==> flow/design.v <==
`timescale 1ns / 1ps
module uart_tx(clk,clk_x,rst,data_in,send,trans_done,txd);
input clk;
input clk_x;
input rst;
input[7:0] data_in;
input send;
output reg trans_done;
output reg txd;
reg[7:0] data_in_buf;
reg act0,act1;
reg act_down;
parameter
    idle=5'b00000,
    start=5'b00001,
    b0=5'b00011,
    b1=5'b00010,
    b2=5'b00110,
    b3=5'b00111,
    b4=5'b00101,
    b5=5'b00100,
    b6=5'b01100,
    b7=5'b01101,
    check=5'b01111,
    stop=5'b01110;
reg[4:0] present_state;
always@(posedge clk)
begin
    if(rst)
    begin
        act0 <= 1'b0;
        act1 <= 1'b0;
        act_down <= 1'b0;
        present_state <= idle;
        txd <= 1;
        trans_done <= 1'b0;
        data_in_buf <= 8'd0;
    end
    else if (clk_x) begin
     act0<=send;
     act1<=act0;
     act_down<=act0&~act1;
     case(present_state)
        idle: begin
                txd<=1;
                data_in_buf<=data_in;
                if(act_down==1)
                begin
                    present_state <= start;
                end
                else
                    present_state <= idle;
             end
             start: begin
                txd <= 'd0;
                present_state <= b0;
             end
             b0: begin
                txd <= data_in_buf[0];
                present_state<=b1;
             end
             b1: begin
                txd<=data_in_buf[1];
                present_state<=b2;
             end
             b2: begin
                txd<=data_in_buf[2];
                present_state<=b3;
             end
             b3: begin
                txd<=data_in_buf[3];
                present_state<=b4;
             end
             b4: begin
                txd<=data_in_buf[4];
                present_state<=b5;
             end
             b5: begin
                txd<=data_in_buf[5];
                present_state<=b6;
             end
             b6: begin
                txd<=data_in_buf[6];
                present_state<=b7;
             end
             b7: begin
                txd<=data_in_buf[7];
                present_state<=check;
             end
             check: begin
                txd<=data_in_buf[7]^data_in_buf[6]^data_in_buf[5]^data_in_buf[4]^data_in_buf[3]^data_in_buf[2]^data_in_buf[1]^data_in_buf[0];
                present_state<=stop;
             end
             stop: begin
                txd<='d1;
                trans_done <= 1;
                present_state<=idle;
             end
             default: present_state<=present_state;
        endcase
    end
end
endmodule
`timescale 1ns / 1ps
module uart_rx(clk,clk_16x,rst,rxd,data_rec,data_ready,data_error);
input clk;
input clk_16x;
input rst;
input rxd;
output reg data_ready;
output reg data_error;
output[7:0] data_rec;
reg[7:0] data_out,data_out1;
wire rxd_buf = ^data_out;
reg[15:0] clk_16x_cnt;
reg rxd1,rxd2;
reg start_flag;
parameter width=8;
parameter idle=1,one=2,two=3,stop=4;
reg[width-1:0] present_state;
reg[width-1:0] next_state;
assign data_rec=data_out1;
always@ (posedge clk)
begin
    if(rst)
        present_state<=idle;
    else if (clk_16x)
        present_state<=next_state;
end
always @(*)
begin
    next_state=idle;
    if(clk_16x_cnt<='d8)
        next_state=idle;
    if(clk_16x_cnt>'d8 && clk_16x_cnt <= 'd136)
        next_state=one;
    if(clk_16x_cnt>'d136 && clk_16x_cnt <= 'd152)
        next_state=two;
    if(clk_16x_cnt>'d152 && clk_16x_cnt <= 'd168)
        next_state=stop;
    if(clk_16x_cnt > 'd168)
        next_state=idle;
end
always@(posedge clk)
begin
    if(rst)
    begin
        rxd1<=1'd1;
        rxd2<=1'd1;
        data_ready<='d0;
        data_error<=1'd0;
        clk_16x_cnt<='d0;
        start_flag<=0;
        data_out<=8'd0;
        data_out1<=8'd0;
    end
    else if (clk_16x) begin
        case(present_state)
        idle: begin
              rxd1<=rxd;
              rxd2<=rxd1;
              if((~rxd1)&&rxd2)
                    start_flag<='d1;
              else if(start_flag==1)
                clk_16x_cnt<=clk_16x_cnt+'d1;
            end
         one: begin
                clk_16x_cnt<=clk_16x_cnt + 'd1;
                if(clk_16x_cnt=='d24)data_out[0]<=rxd;
                else if(clk_16x_cnt=='d40)data_out[1]<=rxd;
                else if(clk_16x_cnt=='d56)data_out[2]<=rxd;
                else if(clk_16x_cnt=='d72)data_out[3]<=rxd;
                else if(clk_16x_cnt=='d88)data_out[4]<=rxd;
                else if(clk_16x_cnt=='d104)data_out[5]<=rxd;
                else if(clk_16x_cnt=='d120)data_out[6]<=rxd;
                else if(clk_16x_cnt=='d136)data_out[7]<=rxd;
            end
         two: begin
                if(clk_16x_cnt=='d152)
                begin
                    if(rxd_buf==rxd) data_error<=1'd0;
                    else data_error<=1'd1;
                end
                clk_16x_cnt <= clk_16x_cnt+'d1;
            end
         stop: begin
                if(clk_16x_cnt=='d168)
                begin
                    if(1'd1==rxd)
                    begin
                        data_error<=1'd0;
                        data_ready<='d1;
                    end
                    else begin
                        data_error<=1'd1;
                        data_ready<='d0;
                    end
                end
                data_out1<=data_out;
                if(clk_16x_cnt>168)
                begin
                    clk_16x_cnt <= 0;
                    start_flag <= 0;
                end
                else
                    clk_16x_cnt <= clk_16x_cnt + 'd1;
            end
         default: ;
         endcase
    end
end
endmodule
`timescale 1ns / 1ps
module uart_top(
    input clk,
    input rst,
    input[7:0] data_in,
    output[7:0] data_rec,
    input rxd,
    output txd
);
wire clk_ms,clk_20ms,clk_16x,clk_x;
wire data_ready;
wire data_error;
wire send_ready;
reg send;
always @(posedge clk)
    if (rst) send <= 1'b0;
    else if (clk_ms) send <= ~send;
divclk my_divclk(
    .clk(clk),
    .rst(rst),
    .clk_ms(clk_ms),
    .btnclk(clk_20ms),
    .clk_16x(clk_16x),
    .clk_x(clk_x)
);
uart_tx tx(
    .clk(clk),
    .clk_x(clk_x),
    .rst(rst),
    .data_in({1'b1,data_in[6:0]}),
    .send(send),
    .trans_done(send_ready),
    .txd(txd)
    );
uart_rx rx(
    .clk(clk),
    .clk_16x(clk_16x),
    .rst(rst),
    .rxd(rxd),
    .data_rec(data_rec),
    .data_ready(data_ready),
    .data_error(data_error)
);
endmodule
module divclk(clk,rst,clk_ms,btnclk,clk_16x,clk_x);
input clk;
input rst;
output clk_ms,btnclk,clk_16x,clk_x;
reg[31:0] cnt1;
reg[31:0] cnt2;
reg[31:0] cnt3;
reg[31:0] cntclk_cnt;
reg clk_ms_q;
reg btnclk_q;
reg clk_16x_q;
reg clk_x_q;
parameter MS_MAX = 32'd15;
parameter BTN_MAX = 32'd63;
parameter X16_MAX = 32'd0;
parameter X_MAX = 32'd15;
assign clk_ms = (cnt1==MS_MAX) && !clk_ms_q;
assign btnclk = (cntclk_cnt==BTN_MAX) && !btnclk_q;
assign clk_16x = (cnt2==X16_MAX) && !clk_16x_q;
assign clk_x = (cnt3==X_MAX) && !clk_x_q;
always@(posedge clk)
begin
    if (rst) begin
        clk_ms_q<=1'b0;
        cnt1<=0;
    end
    else if(cnt1==MS_MAX)
    begin
        clk_ms_q<=~clk_ms_q;
        cnt1<=0;
    end
    else
        cnt1<=cnt1+1'b1;
end
always@(posedge clk)
begin
    if (rst) begin
        btnclk_q<=1'b0;
        cntclk_cnt<=0;
    end
    else if(cntclk_cnt==BTN_MAX)
    begin
        btnclk_q<=~btnclk_q;
        cntclk_cnt<=0;
    end
    else
        cntclk_cnt<=cntclk_cnt+1'b1;
end
always@(posedge clk)
begin
    if (rst) begin
        clk_16x_q<=1'b0;
        cnt2<=0;
    end
    else if(cnt2==X16_MAX)
    begin
        clk_16x_q<=~clk_16x_q;
        cnt2<='d0;
    end
    else
        cnt2<=cnt2+1'b1;
end
always@(posedge clk)
begin
    if (rst) begin
        clk_x_q<=1'b0;
        cnt3<=0;
    end
    else if(cnt3==X_MAX)
    begin
        clk_x_q<=~clk_x_q;
        cnt3<= 0;
    end
    else
        cnt3<=cnt3+1'b1;
end
endmodule
`timescale 1ns / 1ps
module engine(input [1:0] global_state, input clk, rst, power_on, power_off, manual_power,
              output reg next_power, output reg power_light);
    parameter POFF=1'b0,PON=1'b1;
    reg [1:0] temp_state;
    wire clk_ms,clk_20ms,clk_16x,clk_x;
    divclk my_divclk(
        .clk(clk),
        .rst(rst),
        .clk_ms(clk_ms),
        .btnclk(clk_20ms),
        .clk_16x(clk_16x),
        .clk_x(clk_x)
    );
    reg power1;
    reg [9:0] cnt;
    always @(posedge clk) begin
        if (rst) begin
          temp_state <= 2'b00;
          cnt <= 10'b0;
          power1 <= 1'b0;
        end
        else if (clk_ms) begin
          if (power_on == 1'b1 && power1 == 1'b0) begin
            cnt <= cnt + 10'b1;
            if (cnt == 10'd1000) begin
                cnt <= 10'b0;
                power1 <= 1'b1;
            end
          end
          if (power1 == 1'b1 && power_off == 1'b1) begin
            cnt <= 10'b0;
            power1 <= 1'b0;
          end
          if (global_state == 2'b00 && power_on != 1'b1 && manual_power == POFF) begin
            cnt <= 10'b0;
            power1 <= 1'b0;
          end
          if (temp_state != global_state) begin
            temp_state <= global_state;
            cnt <= 10'b0;
            power1 <= 1'b0;
          end
        end
    end
    always @(*) begin
        next_power = power1;
        power_light = next_power;
    end
endmodule
`timescale 1ns / 1ps
module milecounter(input clk, input rst, input moving, input activate,
output reg [7:0] seg1, output reg [7:0] seg2, output reg [7:0] an);
    reg[18:0] divclk_cnt;
    reg divclk;
    reg[29:0] cntclk_cnt;
    reg cntclk;
    reg[3:0] disp_dat;
    reg[2:0] disp_bit;
    reg[23:0] count;
    reg[3:0] res1;
    reg[3:0] res2;
    reg[3:0] res3;
    reg[3:0] res4;
    reg[3:0] res5;
    reg[3:0] res6;
    reg[3:0] res7;
    reg[23:0] count_n;
    reg[3:0] r1, r2, r3, r4, r5, r6, r7;
    reg[3:0] disp_dat_n;
    reg[2:0] disp_bit_n;
    reg[7:0] an_n;
    reg[7:0] seg_n;
    integer i;
    parameter maxcnt = 19'd7;
    parameter maxcount = 24'd9999999;
    parameter maxclk = 30'd0;
    wire div_en = (divclk_cnt == maxcnt) && !divclk;
    wire cnt_en = (cntclk_cnt == maxclk) && !cntclk;
    always @(posedge clk) begin
        if (rst) begin
            divclk_cnt <= 0;
            divclk <= 1'b0;
            cntclk_cnt <= 0;
            cntclk <= 1'b0;
        end
        else begin
            if (divclk_cnt == maxcnt) begin
                divclk <= ~divclk;
                divclk_cnt <= 0;
            end
            else divclk_cnt <= divclk_cnt + 1'b1;
            if (cntclk_cnt == maxclk) begin
                cntclk <= ~cntclk;
                cntclk_cnt <= 0;
            end
            else cntclk_cnt <= cntclk_cnt + 1'b1;
        end
    end
    always @(*) begin
        disp_bit_n = (disp_bit >= 7) ? 1'b0 : disp_bit + 1'b1;
        case (disp_bit_n)
            3'b000: begin
                disp_dat_n = (activate==1'b0)? 4'hf:res1;
                an_n = 8'b00000001;
            end
            3'b001: begin
                disp_dat_n = (activate==1'b0)? 4'hf:res2;
                an_n = 8'b00000010;
            end
            3'b010: begin
                disp_dat_n = (activate==1'b0)? 4'hf:res3;
                an_n = 8'b00000100;
            end
            3'b011: begin
                disp_dat_n = (activate==1'b0)? 4'hf:res4;
                an_n = 8'b00001000;
            end
            3'b100: begin
                disp_dat_n = (activate==1'b0)? 4'hf:res5;
                an_n = 8'b00010000;
            end
            3'b101: begin
                disp_dat_n = (activate==1'b0)? 4'hf:res6;
                an_n = 8'b00100000;
            end
            3'b110: begin
                disp_dat_n = (activate==1'b0)? 4'hf:res7;
                an_n = 8'b01000000;
            end
            3'b111: begin
                disp_dat_n = 0;
                an_n = 8'b10000000;
            end
            default: begin
                disp_dat_n = 0;
                an_n = 8'b00000000;
            end
        endcase
        case (disp_dat_n)
            4'h0 : seg_n = 8'hfc;
            4'h1 : seg_n = 8'h60;
            4'h2 : seg_n = 8'hda;
            4'h3 : seg_n = 8'hf2;
            4'h4 : seg_n = 8'h66;
            4'h5 : seg_n = 8'hb6;
            4'h6 : seg_n = 8'hbe;
            4'h7 : seg_n = 8'he0;
            4'h8 : seg_n = 8'hfe;
            4'h9 : seg_n = 8'hf6;
            4'ha : seg_n = 8'hee;
            4'hb : seg_n = 8'h3e;
            4'hc : seg_n = 8'h9c;
            4'hd : seg_n = 8'h7a;
            4'he : seg_n = 8'h9e;
            default : seg_n = 8'h8e;
        endcase
    end
    always @(posedge clk) begin
        if (rst) begin
            disp_bit <= 3'd0;
            disp_dat <= 4'd0;
            an <= 8'b00000001;
            seg1 <= 8'd0;
            seg2 <= 8'd0;
        end
        else if (div_en) begin
            disp_bit <= disp_bit_n;
            disp_dat <= disp_dat_n;
            an <= an_n;
            if (an_n > 8'b00001000) seg1 <= seg_n;
            else seg2 <= seg_n;
        end
    end
    always @(*) begin
        if(activate==1'b0)
            count_n = 0;
        else
            count_n = (moving == 1'b1) ? ((count == maxcount) ? 24'd0 : count + 24'd1) : count;
        r1 = 0;
        r2 = 0;
        r3 = 0;
        r4 = 0;
        r5 = 0;
        r6 = 0;
        r7 = 0;
        for (i = 23; i >= 0; i = i - 1) begin
            if (r1 >= 4'd5) r1 = r1 + 4'd3;
            if (r2 >= 4'd5) r2 = r2 + 4'd3;
            if (r3 >= 4'd5) r3 = r3 + 4'd3;
            if (r4 >= 4'd5) r4 = r4 + 4'd3;
            if (r5 >= 4'd5) r5 = r5 + 4'd3;
            if (r6 >= 4'd5) r6 = r6 + 4'd3;
            if (r7 >= 4'd5) r7 = r7 + 4'd3;
            r7 = {r7[2:0], r6[3]};
            r6 = {r6[2:0], r5[3]};
            r5 = {r5[2:0], r4[3]};
            r4 = {r4[2:0], r3[3]};
            r3 = {r3[2:0], r2[3]};
            r2 = {r2[2:0], r1[3]};
            r1 = {r1[2:0], count_n[i]};
        end
    end
    always @(posedge clk) begin
        if (rst) begin
            count <= 24'd0;
            res1 <= 4'd0;
            res2 <= 4'd0;
            res3 <= 4'd0;
            res4 <= 4'd0;
            res5 <= 4'd0;
            res6 <= 4'd0;
            res7 <= 4'd0;
        end
        else if (cnt_en) begin
            count <= count_n;
            res1 <= r1;
            res2 <= r2;
            res3 <= r3;
            res4 <= r4;
            res5 <= r5;
            res6 <= r6;
            res7 <= r7;
        end
    end
endmodule
`timescale 1ns / 1ps
module manual(input clk, input rst, input power, input[1:0] global_state, input[1:0] state, 
input[3:0] moving_state, input clutch,brake,throttle,rgs,left,right,
output reg [1:0] next_state, output reg [3:0] next_moving_state, 
output reg manual_power, output reg turn_left_light, output reg turn_right_light,
output [7:0] seg1, output [7:0] seg2, output [7:0] an);
    parameter POFF=1'b0,PON=1'b1;
    parameter NSTART=2'b00,START=2'b01,MOVING=2'b10;
    parameter NON_MOVING=4'b0000,MOVE_FORWARD=4'b0001,MOVE_BACK=4'b0010,
    TURN_RIGHT=4'b1000,TURN_LEFT=4'b0100;
    reg activate;
    reg moving;
    milecounter mc(.clk(clk), .rst(rst), .moving(moving), .activate(activate),
    .seg1(seg1), .seg2(seg2), .an(an));
    always @(*) begin
      if (power == 1'b1 && global_state == 2'b00) activate = 1'b1;
      else activate = 1'b0;
    end
    always @(*) begin
      if (moving_state == MOVE_FORWARD || moving_state == MOVE_BACK) moving = 1'b1;
      else moving = 1'b0;
    end
    always @(*) begin
    turn_left_light = 1'b0;
    turn_right_light = 1'b0;
    next_state = NSTART;
    next_moving_state = NON_MOVING;
    manual_power = power;
    if (power == PON && global_state == 2'b00) begin
      case(state)
      NSTART:begin
        turn_left_light = 1'b1;
        turn_right_light = 1'b1;
      if (brake) begin 
        next_state = NSTART;
        manual_power = PON; 
      end
      else if(throttle&&~clutch) begin 
        next_state = NSTART;
        manual_power = POFF; 
      end
      else if(throttle&&clutch&&~brake&&~rgs) begin 
        next_state = START;
        manual_power = PON; 
      end
      else begin 
        next_state = state;
        manual_power = power; 
      end
      next_moving_state = NON_MOVING;
      end
      START:begin
      turn_left_light = 1'b0;
      turn_right_light = 1'b0;
      manual_power = PON;
      if (brake) begin 
        next_state = NSTART;
        next_moving_state = NON_MOVING; 
      end
      else if (~clutch&&throttle) begin 
        next_state = MOVING;
        if (rgs) next_moving_state = MOVE_BACK;
        else next_moving_state = MOVE_FORWARD; 
      end
      else if (~throttle) begin
        next_state = state;
        next_moving_state = NON_MOVING;
        manual_power = power;
      end
      else begin 
        next_state = state;
        next_moving_state = moving_state;
        manual_power = power; 
      end
      if (next_state != NSTART && next_moving_state != NON_MOVING && next_moving_state != MOVE_BACK) begin
        if(~left&&~right) begin 
          if (next_state == MOVING) next_moving_state = MOVE_FORWARD;
          turn_left_light = 1'b0;
          turn_right_light = 1'b0;
        end 
        else if (~left&&right) begin
          if (next_state == MOVING) next_moving_state = TURN_RIGHT;
          turn_left_light = 1'b0;
          turn_right_light = 1'b1;
        end
        else if (left&&~right) begin
          if (next_state == MOVING) next_moving_state = TURN_LEFT;
          turn_right_light = 1'b0;
          turn_left_light = 1'b1;
        end
        else begin
          if (next_state == MOVING) next_moving_state = MOVE_FORWARD;
          turn_left_light = 1'b1;
          turn_right_light = 1'b1;
        end
      end
      end
      MOVING:begin
      if (rgs&&~clutch) begin
        manual_power = POFF;
        next_state = NSTART;
        next_moving_state = NON_MOVING;
      end
      else if (brake) begin
        manual_power = PON;
        next_state = NSTART;
        next_moving_state = NON_MOVING;
      end
      else if (~throttle) begin
        manual_power = PON;
        next_state = START;
        next_moving_state = NON_MOVING;
      end
      else if (rgs&&clutch) begin
        manual_power = PON;
        next_state = MOVING;
        next_moving_state = MOVE_BACK;
      end
      else if (~rgs) begin
        manual_power = PON;
        next_state = MOVING;
        next_moving_state = MOVE_FORWARD;
      end
      else begin
        manual_power = PON;
        next_state = state;
        next_moving_state = moving_state;
      end
      if (next_state != NSTART && next_moving_state != NON_MOVING && next_moving_state != MOVE_BACK) begin
        if(~left&&~right) begin 
          if (next_state == MOVING) next_moving_state = MOVE_FORWARD;
          turn_left_light = 1'b0;
          turn_right_light = 1'b0;
        end 
        else if (~left&&right) begin
          if (next_state == MOVING) next_moving_state = TURN_RIGHT;
          turn_left_light = 1'b0;
          turn_right_light = 1'b1;
        end
        else if (left&&~right) begin
          if (next_state == MOVING) next_moving_state = TURN_LEFT;
          turn_right_light = 1'b0;
          turn_left_light = 1'b1;
        end
        else begin
          if (next_state == MOVING) next_moving_state = MOVE_FORWARD;
          turn_left_light = 1'b1;
          turn_right_light = 1'b1;
        end
      end
      end
      endcase
    end
    else begin
      turn_left_light = 1'b0;
      turn_right_light = 1'b0; 
      next_state = NSTART;
      next_moving_state = NON_MOVING;
    end
    end
endmodule
`timescale 1ns / 1ps
module semiauto(input power, input [1:0] global_state, input [3:0] detector, 
input[1:0] state, input[3:0] moving_state, input rst, input sys_clk, 
input left, input right, input straight, input back, 
output reg [1:0] next_state, output reg [3:0] next_moving_state);
  parameter s1=2'b01, s2=2'b00, s3=2'b10, s4=2'b11;
  parameter MOVE_FORWARD=4'b0001, STOP=4'b0000, TURN_LEFT=4'b0100, TURN_RIGHT=4'b1000;
  reg crossroad;
  reg around;
  reg [15:0] turn_cnt;
  reg [10:0] cool_cnt;
  reg [3:0] traffic;
  wire clk_ms,clk_20ms,clk_16x,clk_x;
  divclk myclk(sys_clk,rst,clk_ms,clk_20ms,clk_16x,clk_x);
  always @(posedge sys_clk) begin
    if (rst == 1'b1) begin
      turn_cnt <= 11'b0;
    end
    else if (clk_20ms) begin
      if (state == s3) turn_cnt <= turn_cnt + 11'b1;
      else turn_cnt <= 11'b0;
    end
  end
  always @(posedge sys_clk) begin
    if (rst == 1'b1) begin
      cool_cnt <= 11'b0;
    end
    else if (clk_20ms) begin
      if (state == s4) cool_cnt <= cool_cnt + 11'b1;
      else cool_cnt <= 11'b0;
    end
  end
  always @(posedge sys_clk) begin
    if (rst) crossroad <= 1'b1;
    else if (detector[0] || ~detector[1] || ~detector[2]) crossroad <= 1'b1;
    else crossroad <= 1'b0;
  end
  always @(*) begin
    if (straight) begin
      traffic = MOVE_FORWARD;
      around = 1'b0;
    end
    else if (back) begin
      traffic = TURN_LEFT;
      around = 1'b1;
    end
    else if (left && ~right) begin
      traffic = TURN_LEFT;
      around = 1'b0;
    end 
    else if (~left && right) begin
      traffic = TURN_RIGHT;
      around = 1'b0;
    end 
    else begin
      traffic = STOP;
      around = 1'b0;
    end 
  end
  always @(*) begin
    if (power == 1'b1 && global_state == 2'b10) begin
      case (state)
        s1:begin
          case (crossroad)
            1'b0: begin
              next_state = s1;
              next_moving_state = MOVE_FORWARD;
            end
            1'b1: begin
              next_state = s2;
              next_moving_state = STOP;
            end
            default: begin
              next_state = s1;
              next_moving_state = MOVE_FORWARD;
            end
          endcase
        end 
        s2:begin
          case (traffic)
            STOP: begin
              next_state = s2;
              next_moving_state = STOP;
            end 
            MOVE_FORWARD: begin
              next_state = s4;
              next_moving_state = MOVE_FORWARD;
            end
            TURN_LEFT: begin
              next_state = s3;
              next_moving_state = TURN_LEFT;
            end
            TURN_RIGHT: begin
              next_state = s3;
              next_moving_state = TURN_RIGHT;
            end
            default: begin
              next_state = s2;
              next_moving_state = STOP;
            end
          endcase
        end
        s3:begin
          case (around)
            1'b1: begin
              if (turn_cnt >= 16'd200) begin
                next_state = s4;
                next_moving_state = MOVE_FORWARD;
              end
              else begin
                next_state = s3;
                if (moving_state == TURN_LEFT) next_moving_state = TURN_LEFT;
                else next_moving_state = TURN_RIGHT;
              end
            end
            1'b0: begin
              if (turn_cnt >= 16'd100) begin
                next_state = s4;
                next_moving_state = MOVE_FORWARD;
              end
              else begin
                next_state = s3;
                if (moving_state == TURN_LEFT) next_moving_state = TURN_LEFT;
                else next_moving_state = TURN_RIGHT;
              end
            end
            default: begin
              next_state = s3;
              if (moving_state == TURN_LEFT) next_moving_state = TURN_LEFT;
              else next_moving_state = TURN_RIGHT;
            end
          endcase
        end
        s4:begin
          if (cool_cnt >= 11'd50) begin
            next_state = s1;
            next_moving_state = MOVE_FORWARD;
          end
          else begin
            next_state = s4;
            next_moving_state = MOVE_FORWARD;
          end
        end
      endcase
    end
    else begin
      next_state = s2;
      next_moving_state = STOP;
    end
  end
endmodule
`timescale 1ns / 1ps
module auto(input sys_clk, rst, power,
global_state, input[1:0] state, input[3:0] moving_state, input[3:0] detector,
output pl_beacon_sig, output de_beacon_sig,
output reg[1:0] next_state, output reg[3:0] next_moving_state);
    parameter MOVING=2'b01, WAITING=2'b00, TURNING=2'b10, COOLING=2'b11;
    parameter MOVE_FORWARD=4'b0001, STOP=4'b0000, TURN_LEFT=4'b0100, TURN_RIGHT=4'b1000;
    assign pl_beacon_sig = 1'b0;
    assign de_beacon_sig = 1'b0;
    reg crossroad;
    reg [3:0] nms;
    reg [10:0] turn_cnt;
    reg [10:0] cool_cnt;
    reg [10:0] wait_cnt;
    wire clk_ms,clk_20ms,clk_16x,clk_x;
    divclk myclk(sys_clk,rst,clk_ms,clk_20ms,clk_16x,clk_x);
    always @(*) begin
        if (power == 1'b1 && global_state == 2'b01) begin
            case (state)
                MOVING: begin
                  case (crossroad)
                    1'b0: begin
                      next_state = MOVING;
                      next_moving_state = MOVE_FORWARD;
                    end
                    1'b1: begin
                      next_state = WAITING;
                      next_moving_state = STOP;
                    end
                  endcase
                end
                WAITING: begin
                  if (wait_cnt >= 11'd100) begin
                    case (nms)
                        MOVE_FORWARD: begin
                            next_state = COOLING;
                            next_moving_state = MOVE_FORWARD;
                        end
                        TURN_LEFT: begin
                            next_state = TURNING;
                            next_moving_state = TURN_LEFT;
                        end
                        TURN_RIGHT: begin
                            next_state = TURNING;
                            next_moving_state = TURN_RIGHT;
                        end
                        default: begin
                            next_state = WAITING;
                            next_moving_state = STOP;
                        end
                    endcase
                  end
                  else begin
                    next_state = WAITING;
                    next_moving_state = STOP;
                  end       
                end 
                TURNING: begin
                    if (turn_cnt >= 11'd100) begin
                        next_state = COOLING;
                        next_moving_state = MOVE_FORWARD;
                    end
                    else begin
                        next_state = TURNING;
                        if (moving_state == TURN_LEFT) next_moving_state = TURN_LEFT;
                        else next_moving_state = TURN_RIGHT;
                    end
                end
                COOLING: begin
                    if (cool_cnt >= 11'd50) begin
                        next_state = MOVING;
                        next_moving_state = MOVE_FORWARD;
                    end
                    else begin
                        next_state = COOLING;
                        next_moving_state = MOVE_FORWARD;
                    end
                end
            endcase
        end
        else begin
          next_state = WAITING;
          next_moving_state = STOP;
        end
    end
    always @(posedge sys_clk) begin
         if (rst) nms <= STOP;
         else case (detector)  
            4'b0001: nms <= TURN_LEFT;
            4'b0010: nms <= TURN_LEFT;
            4'b0011: nms <= TURN_LEFT;
            4'b1010: nms <= TURN_LEFT;
            4'b1011: nms <= TURN_LEFT;
            4'b0000: nms <= TURN_RIGHT;
            4'b0100: nms <= TURN_RIGHT;
            4'b0101: nms <= TURN_RIGHT;
            4'b1000: nms <= TURN_RIGHT;
            4'b1001: nms <= TURN_RIGHT;
            4'b1100: nms <= TURN_RIGHT;
            4'b1101: nms <= TURN_RIGHT;
            4'b0110: nms <= MOVE_FORWARD;
            4'b0111: nms <= MOVE_FORWARD;
            4'b1110: nms <= MOVE_FORWARD;
            4'b1111: nms <= MOVE_FORWARD;
         endcase
    end
    always @(posedge sys_clk) begin
        if (rst) crossroad <= 1'b1;
        else if (detector[0] || ~detector[1] || ~detector[2]) crossroad <= 1'b1;
        else crossroad <= 1'b0;
    end
    always @(posedge sys_clk) begin
        if (rst == 1'b1) begin
            wait_cnt <= 11'b0;
        end
        else if (clk_20ms) begin
            if (state == WAITING) wait_cnt <= wait_cnt + 11'b1;
            else wait_cnt <= 11'b0;
        end
    end
    always @(posedge sys_clk) begin
        if (rst == 1'b1) begin
            turn_cnt <= 11'b0;
        end
        else if (clk_20ms) begin
            if (state == TURNING) turn_cnt <= turn_cnt + 11'b1;
            else turn_cnt <= 11'b0;
        end
    end
    always @(posedge sys_clk) begin
        if (rst == 1'b1) begin
            cool_cnt <= 11'b0;
        end
        else if (clk_20ms) begin
            if (state == COOLING) cool_cnt <= cool_cnt + 11'b1;
            else cool_cnt <= 11'b0;
        end
    end
endmodule
`timescale 1ns / 1ps
module SimulatedDevice(
    input[1:0] global_state,
    input sys_clk,
    input rx,
    output tx,
    input turn_left_signal,
    input turn_right_signal,
    input move_forward_signal,
    input move_backward_signal,
    input place_barrier_signal,
    input destroy_barrier_signal,
    input rst,
    input clutch,
    input throttle,
    input brake,
    input power_on,
    input power_off,
    output front_detector,
    output back_detector,
    output left_detector,
    output right_detector,
    output move_backward_light,
    output move_forward_light,
    output turn_left_light,
    output turn_right_light,
    output power_light,
    output reg [2:0] state_light,
    output reg [3:0] moving_light,
    output [7:0] seg1,
    output [7:0] seg2,
    output [7:0] an
    );
    wire power;
    reg [1:0] state;
    reg [3:0] moving_state;
    wire manual_power;
    wire [1:0] next_state1;
    wire [1:0] next_state2;
    wire [1:0] next_state3;
    wire [3:0] next_moving_state1;
    wire [3:0] next_moving_state2;
    wire [3:0] next_moving_state3;
    wire pl_beacon_sig, de_beacon_sig;
    wire next_power;
    engine en(.global_state(global_state), .clk(sys_clk), .rst(rst), .power_on(power_on), .power_off(power_off), 
    .manual_power(manual_power), .next_power(next_power), .power_light(power_light));
    manual ma(.clk(sys_clk), .rst(rst), .power(power), .global_state(global_state), .state(state), .moving_state(moving_state), .clutch(clutch), 
    .brake(brake), .throttle(throttle), .rgs(move_backward_signal), .left(turn_left_signal), 
    .right(turn_right_signal), .next_state(next_state1), .next_moving_state(next_moving_state1),
    .manual_power(manual_power), .turn_left_light(turn_left_light), .turn_right_light(turn_right_light),
    .seg1(seg1), .seg2(seg2), .an(an));
    semiauto sa(.power(power), .global_state(global_state),
    .detector({front_detector, left_detector, right_detector, back_detector}),
    .state(state), .moving_state(moving_state), .rst(rst), .sys_clk(sys_clk), 
    .left(turn_left_signal), .right(turn_right_signal), .straight(move_forward_signal), 
    .back(move_backward_signal), .next_state(next_state2), .next_moving_state(next_moving_state2));
    auto au(.sys_clk(sys_clk), .rst(rst), .power(power), .global_state(global_state), 
    .state(state), .moving_state(moving_state),
    .detector({front_detector, left_detector, right_detector, back_detector}),
    .pl_beacon_sig(pl_beacon_sig), .de_beacon_sig(de_beacon_sig), 
    .next_state(next_state3), .next_moving_state(next_moving_state3));
    assign power = next_power;
    assign move_backward_light = 1'b0;
    assign move_forward_light = 1'b0;
    always @(*) begin
      if (power == 1'b1) begin
        if (global_state == 2'b00) begin
            if (state == 2'b00) state_light = 3'b001;
            else if (state == 2'b01) state_light = 3'b010;
            else state_light = 3'b100;
        end
        else begin
          case (state)
            2'b00: state_light = 3'b001;
            2'b01: state_light = 3'b010;
            2'b10: state_light = 3'b100;
            2'b11: state_light = 3'b111; 
          endcase
        end
        moving_light = moving_state;
      end 
      else begin
        state_light = 3'b000;
        moving_light = moving_state;
      end
    end
    always @(posedge sys_clk) begin
        if (rst == 1'b1) begin
          state <= 2'b00;
          moving_state <= 4'b0000;
        end
        else begin
          case (global_state)
            2'b00:begin
                state <= next_state1;
                moving_state <= next_moving_state1;
            end
            2'b10:begin
                state <= next_state2;
                moving_state <= next_moving_state2;
            end
            2'b01:begin
                state <= next_state3;
                moving_state <= next_moving_state3;
            end
            default: ;
          endcase
        end
    end
    wire [7:0] in = {2'b10, 2'b00, moving_state};
    wire [7:0] rec;
    assign front_detector = rec[0];
    assign left_detector = rec[1];
    assign right_detector = rec[2];
    assign back_detector = rec[3];
    uart_top md(.clk(sys_clk), .rst(rst), .data_in(in), .data_rec(rec), .rxd(rx), .txd(tx));
endmodule
Memo
Re: synthesis data of SimulatedDevice

Tool chain data of SimulatedDevice
Each step is given for the RTL above and for the edited RTL. Lines under "original" count in the file above, lines under "edited" in the edited file. "change" is "edited" less "original", of the values as shown; "relative change" is that difference over "original", in percent. Library cell names are shortened. Not given: -

Top: SimulatedDevice. Clock input: sys_clk. Cell library: sky130hd. Timing corner: tt_025C_1v80.

Edit of the RTL
The edit as a unified diff against the file above. The edit is scripted, without regard to the design's behaviour, which it may alter; it was not made to optimise anything.

```diff
@@ -991,8 +991,5 @@
     end
     always @(posedge sys_clk) begin
-        if (rst == 1'b1) begin
-            turn_cnt <= 11'b0;
-        end
-        else if (clk_20ms) begin
+        if (clk_20ms) begin
             if (state == TURNING) turn_cnt <= turn_cnt + 11'b1;
             else turn_cnt <= 11'b0;
```

Word level
Yosys after proc, flatten, opt, wreduce and memory -nomap, before mapping. Memory bits, and registers merged into a memory's read port (data or address), are not among the register bits. Print and check cells are not counted. Memory sizes are those after Yosys's memory passes, which may raise the word count (mostly to a power of two), join words into wider ones and drop unused or constant bits.

Word-level totals: output and inout bits (original 41, edited 41, change 0, relative change 0.00%); memory bits (read-only) (original 160, edited 160, change 0, relative change 0.00%); memories kept (original 2, edited 2, change 0, relative change 0.00%); word width x clocked read ports (original 3, edited 3, change 0, relative change 0.00%); input bits (original 16, edited 16, change 0, relative change 0.00%); register bits after elaboration (original 462, edited 462, change 0, relative change 0.00%).

Cells by class: multiplexer cells (original 291, edited 290, change -1, relative change -0.34%); reductions and logical operators (original 90, edited 90, change 0, relative change 0.00%); eq/ne operators (original 58, edited 58, change 0, relative change 0.00%); bitwise operators (original 32, edited 32, change 0, relative change 0.00%); add/sub/neg operators (original 157, edited 157, change 0, relative change 0.00%); order comparisons (original 155, edited 155, change 0, relative change 0.00%).

Memories: words x width with read and write ports (original 16x7 r1 w0; 16x3 r1 w0, edited 16x7 r1 w0; 16x3 r1 w0).

Operators with widths: 11-bit 2-to-1 mux (original 4, edited 3, change -1, relative change -25.00%); 4-bit 2-to-1 mux (original 162, edited 162, change 0, relative change 0.00%); 4-bit by 3-bit >= comparator with 1-bit output (second input constant) (original 133, edited 133, change 0, relative change 0.00%); 4-bit by 2-bit adder with 4-bit output (second input constant) (original 117, edited 117, change 0, relative change 0.00%); 1-bit 2-to-1 mux (original 34, edited 34, change 0, relative change 0.00%); 1-bit logical AND (original 32, edited 32, change 0, relative change 0.00%); 3-bit 2-to-1 mux (original 28, edited 28, change 0, relative change 0.00%); 1-bit NOT (original 27, edited 27, change 0, relative change 0.00%); 2-bit 2-to-1 mux (original 22, edited 22, change 0, relative change 0.00%); 3-bit by 2-bit adder with 3-bit output (second input constant) (original 16, edited 16, change 0, relative change 0.00%); 2-bit OR reduction (original 12, edited 12, change 0, relative change 0.00%); 2-bit AND reduction (original 10, edited 10, change 0, relative change 0.00%); 1-bit logical NOT (original 8, edited 8, change 0, relative change 0.00%); 1-bit by 2-bit adder with 3-bit output (both inputs constant) (original 6, edited 6, change 0, relative change 0.00%); 32-bit by 1-bit adder with 32-bit output (second input constant) (original 6, edited 6, change 0, relative change 0.00%); 1-bit by 3-bit >= comparator with 1-bit output (both inputs constant) (original 6, edited 6, change 0, relative change 0.00%); 2-bit == test (second input constant) (original 5, edited 5, change 0, relative change 0.00%); 10-bit 2-to-1 mux (original 5, edited 5, change 0, relative change 0.00%); 11-bit by 1-bit adder with 11-bit output (second input constant) (original 4, edited 4, change 0, relative change 0.00%); 3-bit == test (second input constant) (original 4, edited 4, change 0, relative change 0.00%); 5-bit by 3-bit == test with 1-bit output (second input constant) (original 4, edited 4, change 0, relative change 0.00%); 5-bit by 4-bit == test with 1-bit output (second input constant) (original 4, edited 4, change 0, relative change 0.00%); 16-bit 2-to-1 mux (original 4, edited 4, change 0, relative change 0.00%); 2-bit inequality test (second input constant) (original 4, edited 4, change 0, relative change 0.00%); 2-bit parallel mux with 2-bit select (original 4, edited 4, change 0, relative change 0.00%); 4-bit nonzero test (original 4, edited 4, change 0, relative change 0.00%); 1-bit XOR (original 4, edited 4, change 0, relative change 0.00%); 32-bit by 4-bit == test with 1-bit output (second input constant) (original 3, edited 3, change 0, relative change 0.00%).

Not every row of either side is listed.

Logic depth
Longest topological path by Yosys (ltp), each cell counted once; first at word level (registers and memories cut), then after technology mapping (sequential cells cut; the memories' decode and read muxes count).

Logic depth: depth after elaboration (original 51, edited 51, change 0, relative change 0.00%); ABC_AREA (original 0, edited 0); mapped depth (original 112, edited 111, change -1, relative change -0.89%).

Netlist
Yosys stat after the flow's synthesis: flattened, memories mapped to cells. It holds for the ABC_AREA given above (unset counts as 0); a run with the other value may have another netlist.

Cell types: nor3_1 (original 143, edited 113, change -30, relative change -20.98%); nand3_1 (original 223, edited 195, change -28, relative change -12.56%); mux2i_1 (original 73, edited 99, change +26, relative change +35.62%); o21ai_0 (original 173, edited 195, change +22, relative change +12.72%); a21o_1 (original 44, edited 23, change -21, relative change -47.73%); o211ai_1 (original 56, edited 42, change -14, relative change -25.00%); xor2_1 (original 199, edited 186, change -13, relative change -6.53%); xnor2_1 (original 142, edited 155, change +13, relative change +9.15%); o311a_1 (original 17, edited 4, change -13, relative change -76.47%); or3_1 (original 65, edited 77, change +12, relative change +18.46%); a211o_1 (original 16, edited 28, change +12, relative change +75.00%); dfxtp_1 (original 465, edited 454, change -11, relative change -2.37%); or2_2 (original 21, edited 32, change +11, relative change +52.38%); edfxtp_1 (original 0, edited 11, change +11); o31ai_1 (original 27, edited 18, change -9, relative change -33.33%); nor2_2 (original 12, edited 3, change -9, relative change -75.00%); nor3b_1 (original 4, edited 13, change +9, relative change +225.00%); a211oi_1 (original 60, edited 52, change -8, relative change -13.33%).

Not every row of either side is listed.

Mapped netlist: sequential area (um^2) (original 9308.9, edited 9419.0, change +110.1, relative change +1.18%); cells in the netlist (original 4538, edited 4463, change -75, relative change -1.65%); flip-flop cells (original 465, edited 465, change 0, relative change 0.00%); cell area after synthesis (um^2) (original 34624.5, edited 33764.9, change -859.6, relative change -2.48%).

The figures by module come from a second, unflattened synthesis with its own total; it is not the netlist above.

Second synthesis, totals: cell total of the unflattened synthesis (original 6686, edited 6657, change -29, relative change -0.43%); area (unflattened synthesis) (um^2) (original 52308.9, edited 52758.1, change +449.2, relative change +0.86%).

Each row is one instance without its submodules.

Modules, original: divclk (area 6244.7 um^2, cells 741, seq. area 2642.5 um^2, times used 4); milecounter (area 19227.2 um^2, cells 2767, seq. area 2542.4 um^2, times used 1); uart_rx (area 2095.8 um^2, cells 254, seq. area 820.8 um^2, times used 1); auto (area 1824.2 um^2, cells 209, seq. area 740.7 um^2, times used 1); semiauto (area 1495.2 um^2, cells 176, seq. area 560.5 um^2, times used 1); uart_tx (area 1029.7 um^2, cells 113, seq. area 500.5 um^2, times used 1); engine (area 701.9 um^2, cells 75, seq. area 260.2 um^2, times used 1); SimulatedDevice (area 475.5 um^2, cells 53, seq. area 120.1 um^2, times used 1); manual (area 444.2 um^2, cells 71, seq. area 0.0 um^2, times used 1); uart_top (area 36.3 um^2, cells 4, seq. area 20.0 um^2, times used 1).

Modules, edited: divclk (area 6244.7 um^2, cells 741, seq. area 2642.5 um^2, times used 4); milecounter (area 19586.3 um^2, cells 2736, seq. area 2542.4 um^2, times used 1); uart_rx (area 2095.8 um^2, cells 254, seq. area 820.8 um^2, times used 1); auto (area 1914.3 um^2, cells 211, seq. area 850.8 um^2, times used 1); semiauto (area 1495.2 um^2, cells 176, seq. area 560.5 um^2, times used 1); uart_tx (area 1029.7 um^2, cells 113, seq. area 500.5 um^2, times used 1); engine (area 701.9 um^2, cells 75, seq. area 260.2 um^2, times used 1); SimulatedDevice (area 475.5 um^2, cells 53, seq. area 120.1 um^2, times used 1); manual (area 444.2 um^2, cells 71, seq. area 0.0 um^2, times used 1); uart_top (area 36.3 um^2, cells 4, seq. area 20.0 um^2, times used 1).

Worst setup path after synthesis
OpenSTA on the mapped netlist: ideal clock, no wires. The path of least setup slack (recovery checks aside). Input and output delay are each 20% of the period. Register names are those of the netlist, which keeps one name where synthesis merged equal registers.

Path post-synthesis: path kind (original in2reg, edited in2reg); start point (original input port global_state[0], edited input port global_state[0]); end point (original register ma.mc.res7[2], edited register ma.mc.res7[2]); arrival time (ns) (original 23.821, edited 24.329, change +0.508, relative change +2.13%); input delay (ns) (original 5.000, edited 5.000, change 0.000, relative change 0.00%); data required time (ns) (original 24.913, edited 24.931, change +0.018, relative change +0.07%); time at the first pin (ns) (original 5.000, edited 5.000, change 0.000, relative change 0.00%); buffers on the path (original 6, edited 5, change -1, relative change -16.67%); stages on the path (original 109, edited 107, change -2, relative change -1.83%); setup time (ns) (original 0.087, edited 0.069, change -0.018); period (ns) (original 25.0, edited 25.0, change 0.0, relative change 0.00%); setup slack (ns) (original 1.092, edited 0.602, change -0.490); delay of the path (ns) (original 18.908, edited 19.398, change +0.490, relative change +2.59%); synthesis period reached (ns) (original 23.908, edited 24.398, change +0.490, relative change +2.05%).

"delay of the path" = arrival - input delay + setup time. "stages on the path": output pins that drive a net of the path, with the launching flip-flop's if there is one; two outputs of one cell count as two. "synthesis period reached" = period - worst setup slack (recovery checks aside). The figure is calculated, with input and output delays left at 20% of the set period. Between the ends stands the longest chain of elaborated cells between them, by number of cells; it is not shown to be the way that was timed. Of several equally long chains one is given. A line is the first line of the expression or statement that the cell stems from. Yosys adds cells for indexed reads and writes and turns some case tables into memories.

Between the ends, post-synthesis, original:
Cells stage by stage: inv_1 ha_1 clkbuf_1 nand2_1 clkbuf_1 a31oi_1 o21a_1 inv_2 ha_1 nor2b_1 a211o_1 xnor2_4 ha_1 nor2b_1 nor2_1 nor2_1 a211oi_4 a311o_1 [73 not listed] a21o_1 a41oi_2 nor2_1 xnor2_1 nand2b_1 ha_1 a21oi_1 xnor3_1 ha_1 nand2b_1 nand2_1 a21oi_1 a21oi_1 ha_1 nand2b_1 a21boi_1 nor2_1 o31ai_1. The figure for cells in the longest elaborated chain is 50. The figure for elaborated cells on any way between the ends is 343. Those cells by class: add/sub: 113; compare: 113; mux: 115; reduce/logical: 2.

RTL lines, path post-synthesis, original: from (decl) (line 1013) `input[1:0] global_state,`; 2-bit logical NOT (line 575) `if (power == 1'b1 && global_state == 2'b00) activate = 1'b1;`; 1-bit logical AND (line 575); 1-bit 2-to-1 mux (line 575); 24-bit 2-to-1 mux (line 509) `if(activate==1'b0)`; 1-bit by 2-bit adder with 3-bit output (line 521) `if (r1 >= 4'd5) r1 = r1 + 4'd3;`; 3-bit 2-to-1 mux (line 521); 4-bit by 3-bit >= comparator with 1-bit output (line 521); [36 not listed]; 4-bit 2-to-1 mux (line 524) `if (r4 >= 4'd5) r4 = r4 + 4'd3;`; 4-bit by 2-bit adder with 4-bit output (line 525) `if (r5 >= 4'd5) r5 = r5 + 4'd3;`; 4-bit 2-to-1 mux (line 525); 4-bit by 2-bit adder with 4-bit output (line 526) `if (r6 >= 4'd5) r6 = r6 + 4'd3;`; 4-bit 2-to-1 mux (line 526); 3-bit by 2-bit adder with 3-bit output (line 527) `if (r7 >= 4'd5) r7 = r7 + 4'd3;`; 3-bit 2-to-1 mux (line 527); to (assign) (line 546) `res7 <= 4'd0;`; to (assign) (line 556) `res7 <= r7;`; to (decl) (line 400) `reg[3:0] res7;`.

Between the ends, post-synthesis, edited:
Cells stage by stage: inv_1 ha_1 nand2_1 a21oi_1 clkbuf_1 clkbuf_1 o21ai_0 ha_1 nor2b_1 nor2_1 or4b_1 a21boi_1 or2_2 nand2_1 ha_1 nand2b_1 nor2b_1 o22ai_1 [71 not listed] o21ai_0 nand2_1 xnor2_1 nand2b_1 ha_1 a21oi_1 xor3_1 inv_1 ha_1 nor2_1 o21bai_1 mux2i_1 ha_1 inv_1 o22ai_1 o221ai_1 mux2_2 o21ai_1. The figure for cells in the longest elaborated chain is 50. The figure for elaborated cells on any way between the ends is 343. Those cells by class: add/sub: 113; compare: 113; mux: 115; reduce/logical: 2.

RTL lines, path post-synthesis, edited: from (decl) (line 1010) `input[1:0] global_state,`; 2-bit logical NOT (line 575) `if (power == 1'b1 && global_state == 2'b00) activate = 1'b1;`; 1-bit logical AND (line 575); 1-bit 2-to-1 mux (line 575); 24-bit 2-to-1 mux (line 509) `if(activate==1'b0)`; 1-bit by 2-bit adder with 3-bit output (line 521) `if (r1 >= 4'd5) r1 = r1 + 4'd3;`; 3-bit 2-to-1 mux (line 521); 4-bit by 3-bit >= comparator with 1-bit output (line 521); [36 not listed]; 4-bit 2-to-1 mux (line 524) `if (r4 >= 4'd5) r4 = r4 + 4'd3;`; 4-bit by 2-bit adder with 4-bit output (line 525) `if (r5 >= 4'd5) r5 = r5 + 4'd3;`; 4-bit 2-to-1 mux (line 525); 4-bit by 2-bit adder with 4-bit output (line 526) `if (r6 >= 4'd5) r6 = r6 + 4'd3;`; 4-bit 2-to-1 mux (line 526); 3-bit by 2-bit adder with 3-bit output (line 527) `if (r7 >= 4'd5) r7 = r7 + 4'd3;`; 3-bit 2-to-1 mux (line 527); to (assign) (line 546) `res7 <= 4'd0;`; to (assign) (line 556) `res7 <= r7;`; to (decl) (line 400) `reg[3:0] res7;`.

Timing after layout
From the final timing report of the runs of pair 1: the path of least setup slack in the routed layout; clock arrival at registers is part of the times.

Path post-layout: path kind (original in2reg, edited in2reg); start point (original input port global_state[1], edited input port global_state[0]); end point (original register ma.mc.res5[1], edited register ma.mc.res6[3]); buffers on the path (original 4, edited 3, change -1, relative change -25.00%); input delay (ns) (original 5.00, edited 5.00, change 0.00, relative change 0.00%); arrival time (ns) (original 23.93, edited 24.22, change +0.29, relative change +1.21%); setup slack (ns) (original 1.54, edited 1.31, change -0.23); time at the first pin (ns) (original 5.00, edited 5.00, change 0.00, relative change 0.00%); setup time (ns) (original 0.09, edited 0.09, change 0.00); stages on the path (original 95, edited 100, change +5, relative change +5.26%); data required time (ns) (original 25.48, edited 25.53, change +0.05, relative change +0.20%); period (ns) (original 25.0, edited 25.0, change 0.0, relative change 0.00%).

Between the ends stands the longest chain of elaborated cells between them, by number of cells; it is not shown to be the way that was timed. Of several equally long chains one is given.

Between the ends, post-layout, original:
Cells stage by stage: clkdlybuf4s50_1 inv_1 ha_1 nand2_1 a31oi_2 o21a_1 inv_2 ha_1 nor2b_1 a211o_1 xnor2_4 ha_1 nor2b_1 nor2_1 nor2_1 a211oi_4 buf_4 a21oi_2 [59 not listed] xor2_4 inv_2 ha_1 maj3_1 a2111oi_2 nor2_2 o21ai_4 xnor2_1 o211ai_2 and3_1 nor2_2 ha_1 mux2i_1 nor2_1 o32a_1 or4_1 o21a_1 a211oi_1. The figure for cells in the longest elaborated chain is 50. The figure for elaborated cells on any way between the ends is 277. Those cells by class: add/sub: 91; compare: 91; mux: 93; reduce/logical: 2.

RTL lines, path post-layout, original: from (decl) (line 1013) `input[1:0] global_state,`; 2-bit logical NOT (line 575) `if (power == 1'b1 && global_state == 2'b00) activate = 1'b1;`; 1-bit logical AND (line 575); 1-bit 2-to-1 mux (line 575); 24-bit 2-to-1 mux (line 509) `if(activate==1'b0)`; 1-bit by 2-bit adder with 3-bit output (line 521) `if (r1 >= 4'd5) r1 = r1 + 4'd3;`; 3-bit 2-to-1 mux (line 521); 4-bit by 3-bit >= comparator with 1-bit output (line 521); [36 not listed]; 4-bit 2-to-1 mux (line 522) `if (r2 >= 4'd5) r2 = r2 + 4'd3;`; 4-bit by 2-bit adder with 4-bit output (line 523) `if (r3 >= 4'd5) r3 = r3 + 4'd3;`; 4-bit 2-to-1 mux (line 523); 4-bit by 2-bit adder with 4-bit output (line 524) `if (r4 >= 4'd5) r4 = r4 + 4'd3;`; 4-bit 2-to-1 mux (line 524); 4-bit by 2-bit adder with 4-bit output (line 525) `if (r5 >= 4'd5) r5 = r5 + 4'd3;`; 4-bit 2-to-1 mux (line 525); to (assign) (line 544) `res5 <= 4'd0;`; to (assign) (line 554) `res5 <= r5;`; to (decl) (line 398) `reg[3:0] res5;`.

Between the ends, post-layout, edited:
Cells stage by stage: clkdlybuf4s50_1 inv_1 ha_1 nand2_1 a21o_1 nor2_1 inv_1 ha_1 nor2b_2 nor2_1 or4b_1 a21boi_1 or2_2 nand2_1 ha_1 nand2b_1 nor2b_1 o22ai_2 [64 not listed] a22oi_1 or3_1 nand2_1 ha_1 or4_1 o211a_1 o31a_2 o21ai_2 xnor2_2 inv_1 ha_1 inv_1 maj3_1 o2111ai_1 o31a_1 nor2_2 or3b_1 a311oi_1. The figure for elaborated cells on any way between the ends is 313. Those cells by class: add/sub: 103; compare: 103; mux: 105; reduce/logical: 2.

RTL lines, path post-layout, edited: from (decl) (line 1010) `input[1:0] global_state,`; to (assign) (line 545) `res6 <= 4'd0;`; to (assign) (line 555) `res6 <= r6;`; to (decl) (line 399) `reg[3:0] res6;`.

edited: No chain of elaborated cells between the ends is given. Nets of the timed path that keep an RTL name, with a line that drives or declares them; the list need not be complete.

Named nets, post-layout, edited: ma.mc.count_n[21] (line 509) `if(activate==1'b0)`.

Layout results
Both versions went through the flow (Yosys, OpenROAD) with the same settings in each pair. Constraints: input delay and output delay 20% of the set period each, output load 0.01 pF.

Settings, pair 1:
period_ns: 25.0. For CAP_MARGIN the number is 20. CORE_MARGIN: 2. Under CORE_UTILIZATION stands 40. The figure for SLEW_MARGIN is 20.

Measured results, pair 1: standard-cell area of the final layout (um^2) (original 38181.6, edited 37689.9, change -491.7, relative change -1.29%); utilization of the finished layout (%) (original 44.7, edited 45.1, change +0.4); smallest hold slack (ns) (original 0.440, edited 0.444, change +0.004); post-synthesis cell area (um^2) (original 34624.5, edited 33764.9, change -859.6, relative change -2.48%); die size (um^2) (original 88929.2, edited 86750.9, change -2178.3, relative change -2.45%); sum of negative setup slack (ns) (original 0.000, edited 0.000, change 0.000); power consumption (mW) (original 1.595, edited 1.610, change +0.015, relative change +0.94%); worst setup slack after layout (ns) (original 1.544, edited 1.309, change -0.235); achieved clock period (ns) (original 23.456, edited 23.691, change +0.235, relative change +1.00%).

Settings, pair 2:
For CAP_MARGIN the number is 35. For CELL_PAD_IN_SITES_DETAIL_PLACEMENT the number is 0. CORE_ASPECT_RATIO: 0.99. CORE_MARGIN: 10. Under CORE_UTILIZATION stands 48. GPL_TIMING_DRIVEN: 0. MAX_ROUTING_LAYER: met4. The entry for PLACE_DENSITY_LB_ADDON reads 0.05. The entry for SETUP_SLACK_MARGIN reads -1.06. The figure for SLEW_MARGIN is 0. period_ns: 23.0.

Measured results, pair 2: standard-cell area of the final layout (um^2) (original 38891.0, edited 38494.4, change -396.6, relative change -1.02%); utilization of the finished layout (%) (original 54.7, edited 55.4, change +0.7); smallest hold slack (ns) (original 0.440, edited 0.439, change -0.001); post-synthesis cell area (um^2) (original 34624.5, edited 33764.9, change -859.6, relative change -2.48%); die size (um^2) (original 83276.6, edited 81353.0, change -1923.6, relative change -2.31%); sum of negative setup slack (ns) (original 0.000, edited -0.161, change -0.161); power consumption (mW) (original 1.743, edited 1.727, change -0.016, relative change -0.92%); worst setup slack after layout (ns) (original 0.116, edited -0.068, change -0.184); achieved clock period (ns) (original 22.884, edited 23.068, change +0.184, relative change +0.80%).

"achieved clock period": clock period set for the run, less the worst setup slack. It is reckoned from that one timing run; input and output delays stay at 20% of the period that was set. By "power consumption" is meant OpenSTA's value without simulated activity: inputs other than the clock are taken to toggle once in ten clock periods, and the tool carries that through the logic.
